==> flow/design.v <==
module cla(
		input  [3:0] A, B,
		input  CIN,
		output COUT,
		output [3:0] S
	);
	wire [3:0] P, G; 
	assign P = A ^ B;
	assign G = A & B;
	wire [3:0] CARRY;
	assign CARRY[0] = G[0] | (P[0] & CIN);																															 
	assign CARRY[1] = G[1] | (P[1] & G[0]) | (P[1] & P[0] & CIN);																							 
	assign CARRY[2] = G[2] | (P[2] & G[1]) | (P[2] & P[1] & G[0]) | (P[2] & P[1] & P[0] & CIN);													 
	assign CARRY[3] = G[3] | (P[3] & G[2]) | (P[3] & P[2] & G[1]) | (P[3] & P[2] & P[1] & G[0]) | (P[3] & P[2] & P[1] & P[0] & CIN);  
	assign COUT  = CARRY[3];
	assign S = P ^ {CARRY[2:0], CIN};
endmodule 
module cla_add(
		input  [23:0] A,B,
		input   CIN,
		output [23:0] OUT,
		output  OF
	);
	wire COUT0, COUT1, COUT2, COUT3, COUT4,COUT5;
	cla claalu_0(.A(A[ 3: 0]), .B(B[ 3: 0]^{4{CIN}}), .CIN(CIN),   .COUT(COUT0), .S(OUT[3:0]));
	cla claalu_1(.A(A[ 7: 4]), .B(B[ 7: 4]^{4{CIN}}), .CIN(COUT0), .COUT(COUT1), .S(OUT[7:4]));
	cla claalu_2(.A(A[11: 8]), .B(B[11: 8]^{4{CIN}}), .CIN(COUT1), .COUT(COUT2), .S(OUT[11:8]));
	cla claalu_3(.A(A[15:12]), .B(B[15:12]^{4{CIN}}), .CIN(COUT2), .COUT(COUT3), .S(OUT[15:12]));
	cla claalu_4(.A(A[19:16]),	.B(B[19:16]^{4{CIN}}), .CIN(COUT3), .COUT(COUT4), .S(OUT[19:16]));
	cla claalu_5(.A(A[23:20]),	.B(B[23:20]^{4{CIN}}), .CIN(COUT4), .COUT(COUT5), .S(OUT[23:20]));
	assign OF = COUT5;
endmodule 
module twos_cla(
		input  [3:0] B,
		input  CIN, 
		output COUT,
		output [3:0] S
	);
	wire [3:0] CARRY;
	assign CARRY[0] = (B[0] & CIN);								 
	assign CARRY[1] = (B[1] & B[0] & CIN);						 
	assign CARRY[2] = (B[2] & B[1] & B[0] & CIN);			 
	assign CARRY[3] = (B[3] & B[2] & B[1] & B[0] & CIN);	 
	assign COUT  = CARRY[3];
	assign S = (B ^ {CARRY[2:0], CIN});
endmodule 
module twoscomp(
		input  [23:0] B,
		output [23:0] OUT
	);
	wire COUT0, COUT1, COUT2, COUT3, COUT4;
	twos_cla t0(.B(~B[ 3: 0]), .CIN(1'b1),   .COUT(COUT0), .S(OUT[3:0]));
	twos_cla t1(.B(~B[ 7: 4]), .CIN(COUT0),  .COUT(COUT1), .S(OUT[7:4]));
	twos_cla t2(.B(~B[11: 8]), .CIN(COUT1),  .COUT(COUT2), .S(OUT[11:8]));
	twos_cla t3(.B(~B[15:12]), .CIN(COUT2),  .COUT(COUT3), .S(OUT[15:12]));
	twos_cla t4(.B(~B[19:16]), .CIN(COUT3),  .COUT(COUT4), .S(OUT[19:16]));
	twos_cla t5(.B(~B[23:20]), .CIN(COUT4),  .COUT(),      .S(OUT[23:20]));
endmodule 
module shifter(
		input  [23:0] IN,
		input  [7:0]  BY,
		input  NEG,				 
		output reg [23:0] OUT
	);
	wire COUT_INT;
	wire [7:0] BY_COMPL;
	twos_cla t_shft0(
		.B(~BY[3:0]), 
		.CIN(1'b1),   
		.COUT(COUT_INT), 
		.S(BY_COMPL[3:0])
	);
	twos_cla t_shft1(
		.B(~BY[7:4]), 
		.CIN(COUT_INT),   
		.COUT(), 
		.S(BY_COMPL[7:4])
	);
	always@(*) begin
		if (NEG == 1'b0) begin	 
			OUT = IN >> BY;
		end else begin					 
			OUT = IN >> BY_COMPL;
		end
	end
endmodule 
module normal(
			input  [23:0] IN,
			input  INOF,
			output reg [22:0] OUT,
			output reg [7:0] COUNT,
			output reg ZEROFLAG
	);
	always@(*) begin
		if (INOF == 1'b1) begin
			OUT   <= IN[23:1];	COUNT <= 8'b1;	  ZEROFLAG <= 1'b0;
		end else begin
			casez (IN)			
				24'b1???????????????????????:
					begin
						OUT <= IN[22:0];	COUNT <= 8'd0;  ZEROFLAG <= 1'b0;
					end 
				24'b01??????????????????????:
					begin
						OUT <= {IN[21:0], 1'b0};  COUNT <= -8'd1;  ZEROFLAG <= 1'b0;
					end
				24'b001?????????????????????:
					begin
						OUT <= {IN[20:0], 2'b0};  COUNT <= -8'd2;  ZEROFLAG <= 1'b0;
					end 
				24'b0001????????????????????:
					begin
						OUT <= {IN[19:0], 3'b0};  COUNT <= -8'd3;  ZEROFLAG <= 1'b0;
					end 
				24'b00001???????????????????:
					begin
						OUT <= {IN[18:0], 4'b0};  COUNT <= -8'd4;  ZEROFLAG <= 1'b0;
					end 
				24'b000001??????????????????:
					begin
						OUT <= {IN[17:0], 5'b0};  COUNT <= -8'd5;  ZEROFLAG <= 1'b0;
					end 
				24'b0000001?????????????????:
					begin
						OUT <= {IN[16:0], 6'b0};  COUNT <= -8'd6;  ZEROFLAG <= 1'b0;
					end 
				24'b00000001????????????????:
					begin
						OUT <= {IN[15:0], 7'b0};  COUNT <= -8'd7;  ZEROFLAG <= 1'b0;
					end 
				24'b000000001???????????????:
					begin
						OUT <= {IN[14:0], 8'b0};  COUNT <= -8'd8;  ZEROFLAG <= 1'b0;
					end 
				24'b0000000001??????????????:
					begin
						OUT <= {IN[13:0], 9'b0};  COUNT <= -8'd9;  ZEROFLAG <= 1'b0;
					end 
				24'b00000000001?????????????:
					begin
						OUT <= {IN[12:0], 10'b0};  COUNT <= -8'd10;  ZEROFLAG <= 1'b0;
					end 
				24'b000000000001????????????:
					begin
						OUT <= {IN[11:0], 11'b0};  COUNT <= -8'd11;  ZEROFLAG <= 1'b0;
					end 
				24'b0000000000001???????????:
					begin
						OUT <= {IN[10:0], 12'b0};  COUNT <= -8'd12;  ZEROFLAG <= 1'b0;
					end 
				24'b00000000000001??????????:
					begin
						OUT <= {IN[9:0], 13'b0};  COUNT <= -8'd13;  ZEROFLAG <= 1'b0;
					end 
				24'b000000000000001?????????:
					begin
						OUT <= {IN[8:0], 14'b0};  COUNT <= -8'd14;  ZEROFLAG <= 1'b0;
					end 
				24'b0000000000000001????????:
					begin
						OUT <= {IN[7:0], 15'b0};  COUNT <= -8'd15;  ZEROFLAG <= 1'b0;
					end 
				24'b00000000000000001???????:
					begin
						OUT <= {IN[6:0], 16'b0};  COUNT <= -8'd16;  ZEROFLAG <= 1'b0;
					end 
				24'b000000000000000001??????:
					begin
						OUT <= {IN[5:0], 17'b0};  COUNT <= -8'd17;  ZEROFLAG <= 1'b0;
					end 
				24'b0000000000000000001?????:
					begin
						OUT <= {IN[4:0], 18'b0};  COUNT <= -8'd18;  ZEROFLAG <= 1'b0;
					end 
				24'b00000000000000000001????:
					begin
						OUT <= {IN[3:0], 19'b0};  COUNT <= -8'd19;  ZEROFLAG <= 1'b0;
					end 
				24'b000000000000000000001???:
					begin
						OUT <= {IN[2:0], 20'b0};  COUNT <= -8'd20;  ZEROFLAG <= 1'b0;
					end 
				24'b0000000000000000000001??:
					begin
						OUT <= {IN[1:0], 21'b0};  COUNT <= -8'd21;  ZEROFLAG <= 1'b0;
					end 
				24'b00000000000000000000001?:
					begin
						OUT <= {IN[0], 22'b0};  COUNT <= -8'd22;  ZEROFLAG <= 1'b0;
					end
				24'b000000000000000000000001:
					begin
						OUT <= {23'b0};  COUNT <= -8'd23;  ZEROFLAG <= 1'b0;
					end
				default:
					begin
						OUT <= {23'b0};  COUNT <= -8'd24;  ZEROFLAG <= 1'b1;
					end 
			endcase
		end
	end
endmodule 
module alu(
		input  FPUCLK,
		input  [31:0] A, B,
		input  [2:0]  CTRL,
		output reg [31:0] OUT
	);
	reg [23:0] APP0, APP1, BPP0, BPP1, RESM;	 
	reg [31:0] OUT0;
	reg ASIGN0, ASIGN1, BSIGN0, BSIGN1, SIGN, OF0;
	reg [2:0]  CTRL1, CTRL2, CTRL3;
	reg [7:0] EXPONENT;
	reg  EXPCIN;				 
	wire [7:0] EXPDIF_w;		 
	wire COUT_EX, COUT_EX1;
	reg [7:0]  EXPCARRY0, EXPCARRY1;						 
	reg  EXPZFLAG0, EXPZFLAG1, EXPZFLAG2;
	cla claexp_0(.A(A[26:23]), .B(B[26:23]^{4{EXPCIN}}), .CIN(EXPCIN),  .COUT(COUT_EX), .S(EXPDIF_w[3:0]));	
	cla claexp_1(.A(A[30:27]),	.B(B[30:27]^{4{EXPCIN}}), .CIN(COUT_EX), .COUT(COUT_EX1), .S(EXPDIF_w[7:4]));
	reg [7:0] EXPDIF0;
	reg EXPLT0;					 
	reg [7:0] AEXP0, BEXP0;		 
	reg [23:0] TBSHIFTED;
	wire [23:0] SHIFTOUT_w;
	shifter shift_0(.IN(TBSHIFTED), .BY(EXPDIF0), .NEG(EXPLT0), .OUT(SHIFTOUT_w));
	reg  [23:0] A_ALUIN, B_ALUIN;
	wire [23:0] ALUOUT;
	reg ALUCIN;
	wire OVERFLOW;
	cla_add cla_add0(
		.A(A_ALUIN),
		.B(B_ALUIN),
		.CIN(ALUCIN),
		.OUT(ALUOUT),
		.OF(OVERFLOW)
	);
	wire [23:0] TWOSOUT;
	twoscomp twosconv0(
		.B(ALUOUT),
		.OUT(TWOSOUT)
	);
	wire [22:0] NORMOUT;
	wire NORMFLAG, NORMZERO;
	wire [7:0] NORM_SHIFT;
	normal normalize0(
		.IN(RESM),
		.INOF(OF0),
		.OUT(NORMOUT),
		.COUNT(NORM_SHIFT),
		.ZEROFLAG(NORMZERO)
	);
	wire COUT_SRES;
	wire [7:0] EXPSRES;
	cla clasresexp_0(.A(EXPCARRY1[3:0]),	.B(NORM_SHIFT[3:0]), .CIN(1'b0),      .COUT(COUT_SRES), .S(EXPSRES[3:0]));
	cla clasresexp_1(.A(EXPCARRY1[7:4]),	.B(NORM_SHIFT[7:4]), .CIN(COUT_SRES), .COUT(),          .S(EXPSRES[7:4]));
	parameter ADD = 3'b000, SUB = 3'b001;
	always@(*) begin
		if (CTRL == ADD | CTRL == SUB) begin
			EXPCIN <= 1'b1;
		end else begin
			EXPCIN <= 1'b0;
		end
		if (CTRL1 == ADD | CTRL1 == SUB) begin			
			if (EXPLT0 == 1'b0) begin			 
				TBSHIFTED <= BPP0;
			end else begin								 
				TBSHIFTED <= APP0;		
			end
		end else begin
			TBSHIFTED <= 24'bX;
		end
		if (CTRL2 == ADD) begin		
			if (((ASIGN1 == 1'b0) & (BSIGN1 == 1'b0)) | ((ASIGN1 == 1'b1) & (BSIGN1 == 1'b1))) begin 	 
				A_ALUIN <= APP1;
				B_ALUIN <= BPP1;
				ALUCIN  <= 1'b0;
			end else if ((ASIGN1 == 1'b0) & (BSIGN1 == 1'b1)) begin
				A_ALUIN <= APP1;	 
				B_ALUIN <= BPP1;
				ALUCIN  <= 1'b1;
			end else if ((ASIGN1 == 1'b1) & (BSIGN1 == 1'b0)) begin
				A_ALUIN <= BPP1;	 
				B_ALUIN <= APP1;
				ALUCIN  <= 1'b1;				
			end else begin
				A_ALUIN <= 24'bX;
				B_ALUIN <= 24'bX;
				ALUCIN  <= 1'bX;
			end			
		end else if (CTRL2 == SUB) begin
			if (((ASIGN1 == 1'b0) & (BSIGN1 == 1'b1)) | ((ASIGN1 == 1'b1) & (BSIGN1 == 1'b0))) begin 	 
				A_ALUIN <= APP1;
				B_ALUIN <= BPP1;
				ALUCIN  <= 1'b0;				
			end else if ((ASIGN1 == 1'b0) & (BSIGN1 == 1'b0)) begin
				A_ALUIN <= APP1;	 
				B_ALUIN <= BPP1;
				ALUCIN  <= 1'b1;				
			end else if ((ASIGN1 == 1'b1) & (BSIGN1 == 1'b1)) begin
				A_ALUIN <= BPP1;	 
				B_ALUIN <= APP1;
				ALUCIN  <= 1'b1;
			end else begin
				A_ALUIN <= 24'bX;
				B_ALUIN <= 24'bX;
				ALUCIN  <= 1'bX;
			end	
		end else begin
			A_ALUIN <= 24'bX;
			B_ALUIN <= 24'bX;
			ALUCIN  <= 1'bX;
		end
		if ((CTRL3 == ADD)|(CTRL3 == SUB)) begin
			if ((EXPZFLAG2 == 1'b1) & (NORMZERO == 1'b1)) begin
				EXPONENT <= 8'b0;
			end else begin
				EXPONENT <= EXPSRES;
			end
		end else begin
			EXPONENT <= EXPSRES;			 
		end
	end
	always@(posedge FPUCLK) begin		
		if (CTRL == ADD | CTRL == SUB) begin
			APP0    <= {1'b1,A[22:0]};
			BPP0    <= {1'b1,B[22:0]};
			ASIGN0  <= A[31];
			BSIGN0  <= B[31];
			EXPDIF0 <= EXPDIF_w;
			EXPLT0  <= ~COUT_EX1;
			AEXP0   <= A[30:23];
			BEXP0   <= B[30:23];
			CTRL1	  <= CTRL;
			if (EXPDIF_w == 8'b0) begin
				EXPZFLAG0 <= 1'b1;
			end else begin
				EXPZFLAG0 <= 1'b0;
			end
		end
		if (CTRL1 == ADD | CTRL1 == SUB) begin
			EXPZFLAG1 <= EXPZFLAG0;
			CTRL2  <= CTRL1;					
			ASIGN1 <= ASIGN0;
			BSIGN1 <= BSIGN0;
			if (EXPLT0 == 1'b0) begin			 
				APP1      <= APP0;
				BPP1      <= SHIFTOUT_w;
				EXPCARRY0  <= AEXP0; 
			end else begin									 
				APP1  	 <= SHIFTOUT_w;
				BPP1      <= BPP0;
				EXPCARRY0  <= BEXP0;					
			end
		end
		if (CTRL2 == ADD) begin
			EXPZFLAG2 <= EXPZFLAG1;
			CTRL3 <= CTRL2;
			if (((ASIGN1 == 1'b0) & (BSIGN1 == 1'b0)) | ((ASIGN1 == 1'b1) & (BSIGN1 == 1'b1))) begin 	 
				RESM <= ALUOUT;
				OF0  <= OVERFLOW;
				EXPCARRY1 <= EXPCARRY0;
				SIGN <= ASIGN1;
			end else if ((ASIGN1 == 1'b0) & (BSIGN1 == 1'b1)) begin
				if (OVERFLOW == 1'b0) begin
					RESM <= TWOSOUT;
				end else begin
					RESM <= ALUOUT;
				end
				OF0 <= 1'b0;
				EXPCARRY1 <= EXPCARRY0;
				SIGN <= ~OVERFLOW;
			end else if ((ASIGN1 == 1'b1) & (BSIGN1 == 1'b0)) begin
				if (OVERFLOW == 1'b0) begin
					RESM <= TWOSOUT;
				end else begin
					RESM <= ALUOUT;
				end
				OF0 <= 1'b0;
				EXPCARRY1 <= EXPCARRY0;
				SIGN <= ~OVERFLOW;
			end
		end else if (CTRL2 == SUB) begin
			CTRL3 <= CTRL2;
			EXPZFLAG2 <= EXPZFLAG1;
			if (((ASIGN1 == 1'b0) & (BSIGN1 == 1'b1)) | ((ASIGN1 == 1'b1) & (BSIGN1 == 1'b0))) begin 	 
				RESM <= ALUOUT;
				OF0 <= OVERFLOW;
				EXPCARRY1 <= EXPCARRY0;
				SIGN <= ASIGN1;
			end else if ((ASIGN1 == 1'b0) & (BSIGN1 == 1'b0)) begin
				if (OVERFLOW == 1'b0) begin
					RESM <= TWOSOUT;
				end else begin
					RESM <= ALUOUT;
				end
				OF0 <= 1'b0;
				EXPCARRY1 <= EXPCARRY0;
				SIGN <= ~OVERFLOW;
			end else if ((ASIGN1 == 1'b1) & (BSIGN1 == 1'b1)) begin
				if (OVERFLOW == 1'b0) begin
					RESM <= TWOSOUT;
				end else begin
					RESM <= ALUOUT;
				end
				OF0 <= 1'b0;
				EXPCARRY1 <= EXPCARRY0;
				SIGN <= ~OVERFLOW;
			end
		end
		if ((CTRL3 == ADD)|(CTRL3 == SUB)) begin
			OUT <= {SIGN, EXPONENT, NORMOUT};
		end
	end
endmodule 
* Step by step through the tools: alu *
What the tools print for alu, step after step.
Lines are those of the file above, counted from 1.
Operators carry their Yosys type and port widths (W data, S select, Z words).
Library cell names are shortened.
A cell with -- has no value.

inputs
  top module = alu
  clock port = FPUCLK
  standard-cell library = sky130hd
  corner = tt_025C_1v80

* After elaboration *
Source: Yosys, flattened and elaborated, memories not mapped. Widths are those after wreduce. Registers that Yosys merges into a memory's read port (data or address) are not register bits. Print and check cells do not count.

operators by class
  add/sub/neg operators = 0
  multiply operators = 0
  div/mod/pow operators = 0
  order comparisons = 0
  eq/ne operators = 28
  shift-type cells = 2
  mux-type cells = 75
  bitwise logic cells = 370
  reductions and logical operators = 9

operators by type and width
  kind                   count
  $mux W24               27
  $pmux W23 S23          1
  $and A1 B1 Y1          215
  $pmux W8 S24           1
  $xor A4 B4 Y4          36
  $or A1 B1 Y1           97
  $mux W23               4
  $mux W8                10
  $shr A24 B8 Y24        2
  $and A4 B4 Y4          9
  $not A4 Y4             8
  $mux W1                30
  $eq A24 B1 Y1 const B  1
  $reduce_or A24 Y1      1
  $eq A23 B1 Y1 const B  1
  $eq A22 B1 Y1 const B  1
  $eq A21 B1 Y1 const B  1
  $eq A20 B1 Y1 const B  1
  $eq A19 B1 Y1 const B  1
  $eq A18 B1 Y1 const B  1
  $eq A17 B1 Y1 const B  1
  $eq A16 B1 Y1 const B  1
  $eq A15 B1 Y1 const B  1
  $eq A3 B1 Y1 const B   5
  $eq A14 B1 Y1 const B  1
  $eq A13 B1 Y1 const B  1
  $eq A12 B1 Y1 const B  1
  $logic_not A3 Y1       4

Not listed: further kinds 17, cells in them 21.

word-level totals
  bits in registers = 209
  bits in latches = 0
  bits in writable memories = 0
  ROM bits = 0
  word width x clocked read ports = 0
  memories = 0
  input bits = 68
  output and inout port bits = 32
  word-level cells = 511

* Depth *
Yosys ltp: most cells in a row. Word level: on the elaborated netlist, between registers, memories and ports. Mapped: between sequential cells and ports; inverters and the memories' decode and read muxes count.

depth
  word-level depth = 35
  ABC_AREA = 0
  depth in mapped cells = 26
  mapped depth without buffers = 23

* Mapped cells and area *
Yosys stat after the flow's synthesis: flattened, memories mapped to cells. It holds for the ABC_AREA given above (unset counts as 0); a run with the other value may have another netlist.
The area totals of this step are shown rounded.

cells by type
  cell      count  total area (um^2)
  edfxtp_1  208    6,245.99
  nand2_1   190    713.184
  ha_1      51     638.112
  a21oi_1   107    535.514
  mux2_2    45     506.736
  nor2_1    123    461.693
  o21ai_0   85     425.408
  clkbuf_1  103    386.621
  mux4_2    15     337.824
  xnor2_1   30     262.752
  o31ai_1   32     240.23
  a22o_1    26     227.718
  a222oi_1  22     220.211
  xor2_1    25     218.96
  mux2i_1   18     180.173
  a22oi_1   22     165.158
  nand3_1   33     165.158
  fa_1      8      160.154

Other cell types: 69; their cells: 318.

mapped netlist
  mapped cells = 1,461
  cell area after synthesis = 0.0144 mm^2
  area of sequential cells = 0.00625 mm^2
  mapped flip-flops = 208
  buffers = 121

The figures by module come from a second, unflattened synthesis with its own total; it is not the netlist above.

unflattened totals
  cell total of the unflattened synthesis = 1,346
  area (unflattened synthesis) = 0.0149 mm^2

Rows give one instance, submodules left out.

by module
  module    times used  cells  area (mm^2)  sequential area (mm^2)
  alu       1           420    0.00833      0.00625
  normal    1           496    0.00291      0
  shifter   1           174    0.00144      0
  cla       10          14     0.000136     0
  twos_cla  8           8      0.0000576    0
  cla_add   1           27     0.000262     0
  twoscomp  1           25     0.0000938    0

* Path before layout *
Path of least setup slack by OpenSTA after synthesis, without wires, with an ideal clock, recovery checks aside; 20% of the period is set as input and as output delay. Where synthesis merged equal registers, the netlist keeps one of their names.

path post-synthesis
  path kind = in2reg
  from = in CTRL[1]
  to = reg EXPZFLAG0
  period = 5.5 ns
  external input delay = 1.100 ns
  library setup time = 0.167 ns
  launch time at the first pin = 1.100 ns
  arrival time = 7.565 ns
  data required time = 5.333 ns
  path slack = -2.232 ns
  path delay = 6.632 ns
  stages on the path = 13
  path buffers = 0
  synthesis period reached = 7.732 ns

"path delay" is the arrival time less input delay plus setup time.
"stages on the path": output pins that drive a net of the path, with the launching flip-flop's if there is one; two outputs of one cell count as two.
"synthesis period reached" = period - worst setup slack (recovery checks aside). The figure is calculated, with input and output delays left at 20% of the set period.

on the way, post-synthesis
  path through = nor2_1 > xor2_1 > ha_1 > nor3b_1 > o21a_1 > o21a_1 > o21ai_0 > and2_1 > fa_1 > inv_1 > nor3_1 > or4b_2 > a211oi_1
  elaborated cells between the ends (all ways) = 55
  classes of those cells = eq/ne (1); mux (2); logic (50); reduce/logical (2)

ends and longest elaborated chain, post-synthesis
  element             line  source
  start: declaration  206   input [2:0] CTRL,
  end: assignment     336   EXPZFLAG0 <= 1'b1;
  end: assignment     338   EXPZFLAG0 <= 1'b0;
  end: declaration    218   reg EXPZFLAG0, EXPZFLAG1, EXPZFLAG2;

Chain of elaborated cells between the ends: none given.
Nets of the timed path that keep an RTL name, with a line that drives or declares them; the list need not be complete.

nets with RTL names, path post-synthesis
  signal       line  source
  EXPDIF_w[4]  16    assign S = P ^ {CARRY[2:0], CIN};

* Path in the finished layout *
Path of least setup slack in the final report of run 1 (OpenROAD, finished layout, wires in). Where an end is a register, its clock arrival counts in the times.

path post-layout
  path kind = reg2reg
  from = reg BSIGN1
  to = reg RESM[23]
  period = 5.5 ns
  library setup time = 0.26 ns
  launch time at the first pin = 0.55 ns
  arrival time = 5.86 ns
  data required time = 5.78 ns
  path slack = -0.08 ns
  stages on the path = 22
  path buffers = 3

The rows between start and end are the longest chain of elaborated cells between them; the timing report does not say that the signal goes this way. Where chains are equally long, one stands for them.
Each line given opens the expression or statement behind the cell; cells for indexed reads and writes are added by Yosys, which also makes memories of some case tables.
At most two assigning lines are given for a register; there are more.
The path ends at the data pin of a flip-flop with enable; ways to the enable are not counted.

on the way, post-layout
  path through = edfxtp_1 > inv_1 > ha_1 > buf_4 > a31oi_2 > buf_12 > mux2_2 > ha_1 > a21o_1 > a221oi_1 > a21oi_1 > o31ai_2 > nand2_1 > a21o_1 > a21o_1 > fa_1 > xor2_1 > nor2_1 > o2111ai_1 > buf_4 > nor3_1 > or4_1
  length of the longest elaborated chain = 35
  elaborated cells between the ends (all ways) = 249
  classes of those cells = mux (33); logic (216)

ends and longest elaborated chain, post-layout
  element             line  source
  start: declaration  211   reg ASIGN0, ASIGN1, BSIGN0, BSIGN1, SIGN, OF0;
  start: assignment   345   BSIGN1 <= BSIGN0;
  $and A1 B1 Y1       300   end else if ((ASIGN1 == 1'b1) & (BSIGN1 == 1'b1)) begin
  $mux W24            300
  $mux W24            296   end else if ((ASIGN1 == 1'b0) & (BSIGN1 == 1'b0)) begin
  $mux W24            292   if (((ASIGN1 == 1'b0) & (BSIGN1 == 1'b1)) | ((ASIGN1 == 1'b1) & (BSIGN1 == 1'b0))) begin
  $mux W24            291   end else if (CTRL2 == SUB) begin
  $mux W24            273   if (CTRL2 == ADD) begin
  $xor A4 B4 Y4       25    cla claalu_0(.A(A[ 3: 0]), .B(B[ 3: 0]^{4{CIN}}), .CIN(CIN), .COUT(COUT0), .S(OUT[3:0]));
  (+21 left out)      --
  $xor A4 B4 Y4       45    assign S = (B ^ {CARRY[2:0], CIN});
  $mux W24            401   if (OVERFLOW == 1'b0) begin
  $mux W24            400   end else if ((ASIGN1 == 1'b1) & (BSIGN1 == 1'b1)) begin
  $mux W24            391   end else if ((ASIGN1 == 1'b0) & (BSIGN1 == 1'b0)) begin
  $mux W24            386   if (((ASIGN1 == 1'b0) & (BSIGN1 == 1'b1)) | ((ASIGN1 == 1'b1) & (BSIGN1 == 1'b0))) begin
  $mux W24            383   end else if (CTRL2 == SUB) begin
  $mux W24            356   if (CTRL2 == ADD) begin
  end: assignment     360   RESM <= ALUOUT;
  end: assignment     366   RESM <= TWOSOUT;
  end: declaration    209   reg [23:0] APP0, APP1, BPP0, BPP1, RESM;

Measured data: module alu, platform sky130hd, 3 stored runs of the flow under differing settings, order arbitrary. Input and output delays are each 20% of the period that was set; the output load is 0.01 pF.
"period reached" = clock period - worst setup slack. The figure is calculated, with input and output delays left at 20% of the set period.
"worst path time" is the time allowed to the run's worst setup path (the clock period less input and output delay, where it has them) less its slack. Clock arrival times count: a late capture clock shortens it, a late launch clock lengthens it.
"power consumption": no workload was simulated; the value follows from the tool's default switching activity.
The results are shown rounded.
Settings: . = not set for that run.

name                                 run 1    run 2    run 3
CELL_PAD_IN_SITES_DETAIL_PLACEMENT   1        .        .
CTS_CLUSTER_SIZE                     73       .        .
SETUP_SLACK_MARGIN                   -0.47    0.57     .
period_ns                            5.5      5.5      5.38
CAP_MARGIN                           20       20       20
CORE_MARGIN                          2        2        2
CORE_UTILIZATION                     40       40       69
SLEW_MARGIN                          20       20       20
CORE_ASPECT_RATIO                    .        1.12     .
PLACE_DENSITY_LB_ADDON               .        0.19     .
power consumption (W)                0.00762  0.00792  0.00795
worst path time (ns)                 5.58     5.01     5.47
type of the worst setup path         reg2reg  reg2reg  reg2reg
setup slack of the worst path (ns)   -0.077   0.491    -0.094
total negative setup slack (ns)      -0.080   0.000    -0.094
overall die area (mm^2)              0.0375   0.0375   0.022
cell area after synthesis (mm^2)     0.0144   0.0144   0.0144
post-layout utilization (%)          47.4     49.7     83.8
smallest hold slack (ns)             0.425    0.418    0.414
std-cell area (final layout) (mm^2)  0.0168   0.0176   0.0171
period reached (ns)                  5.577    5.009    5.474
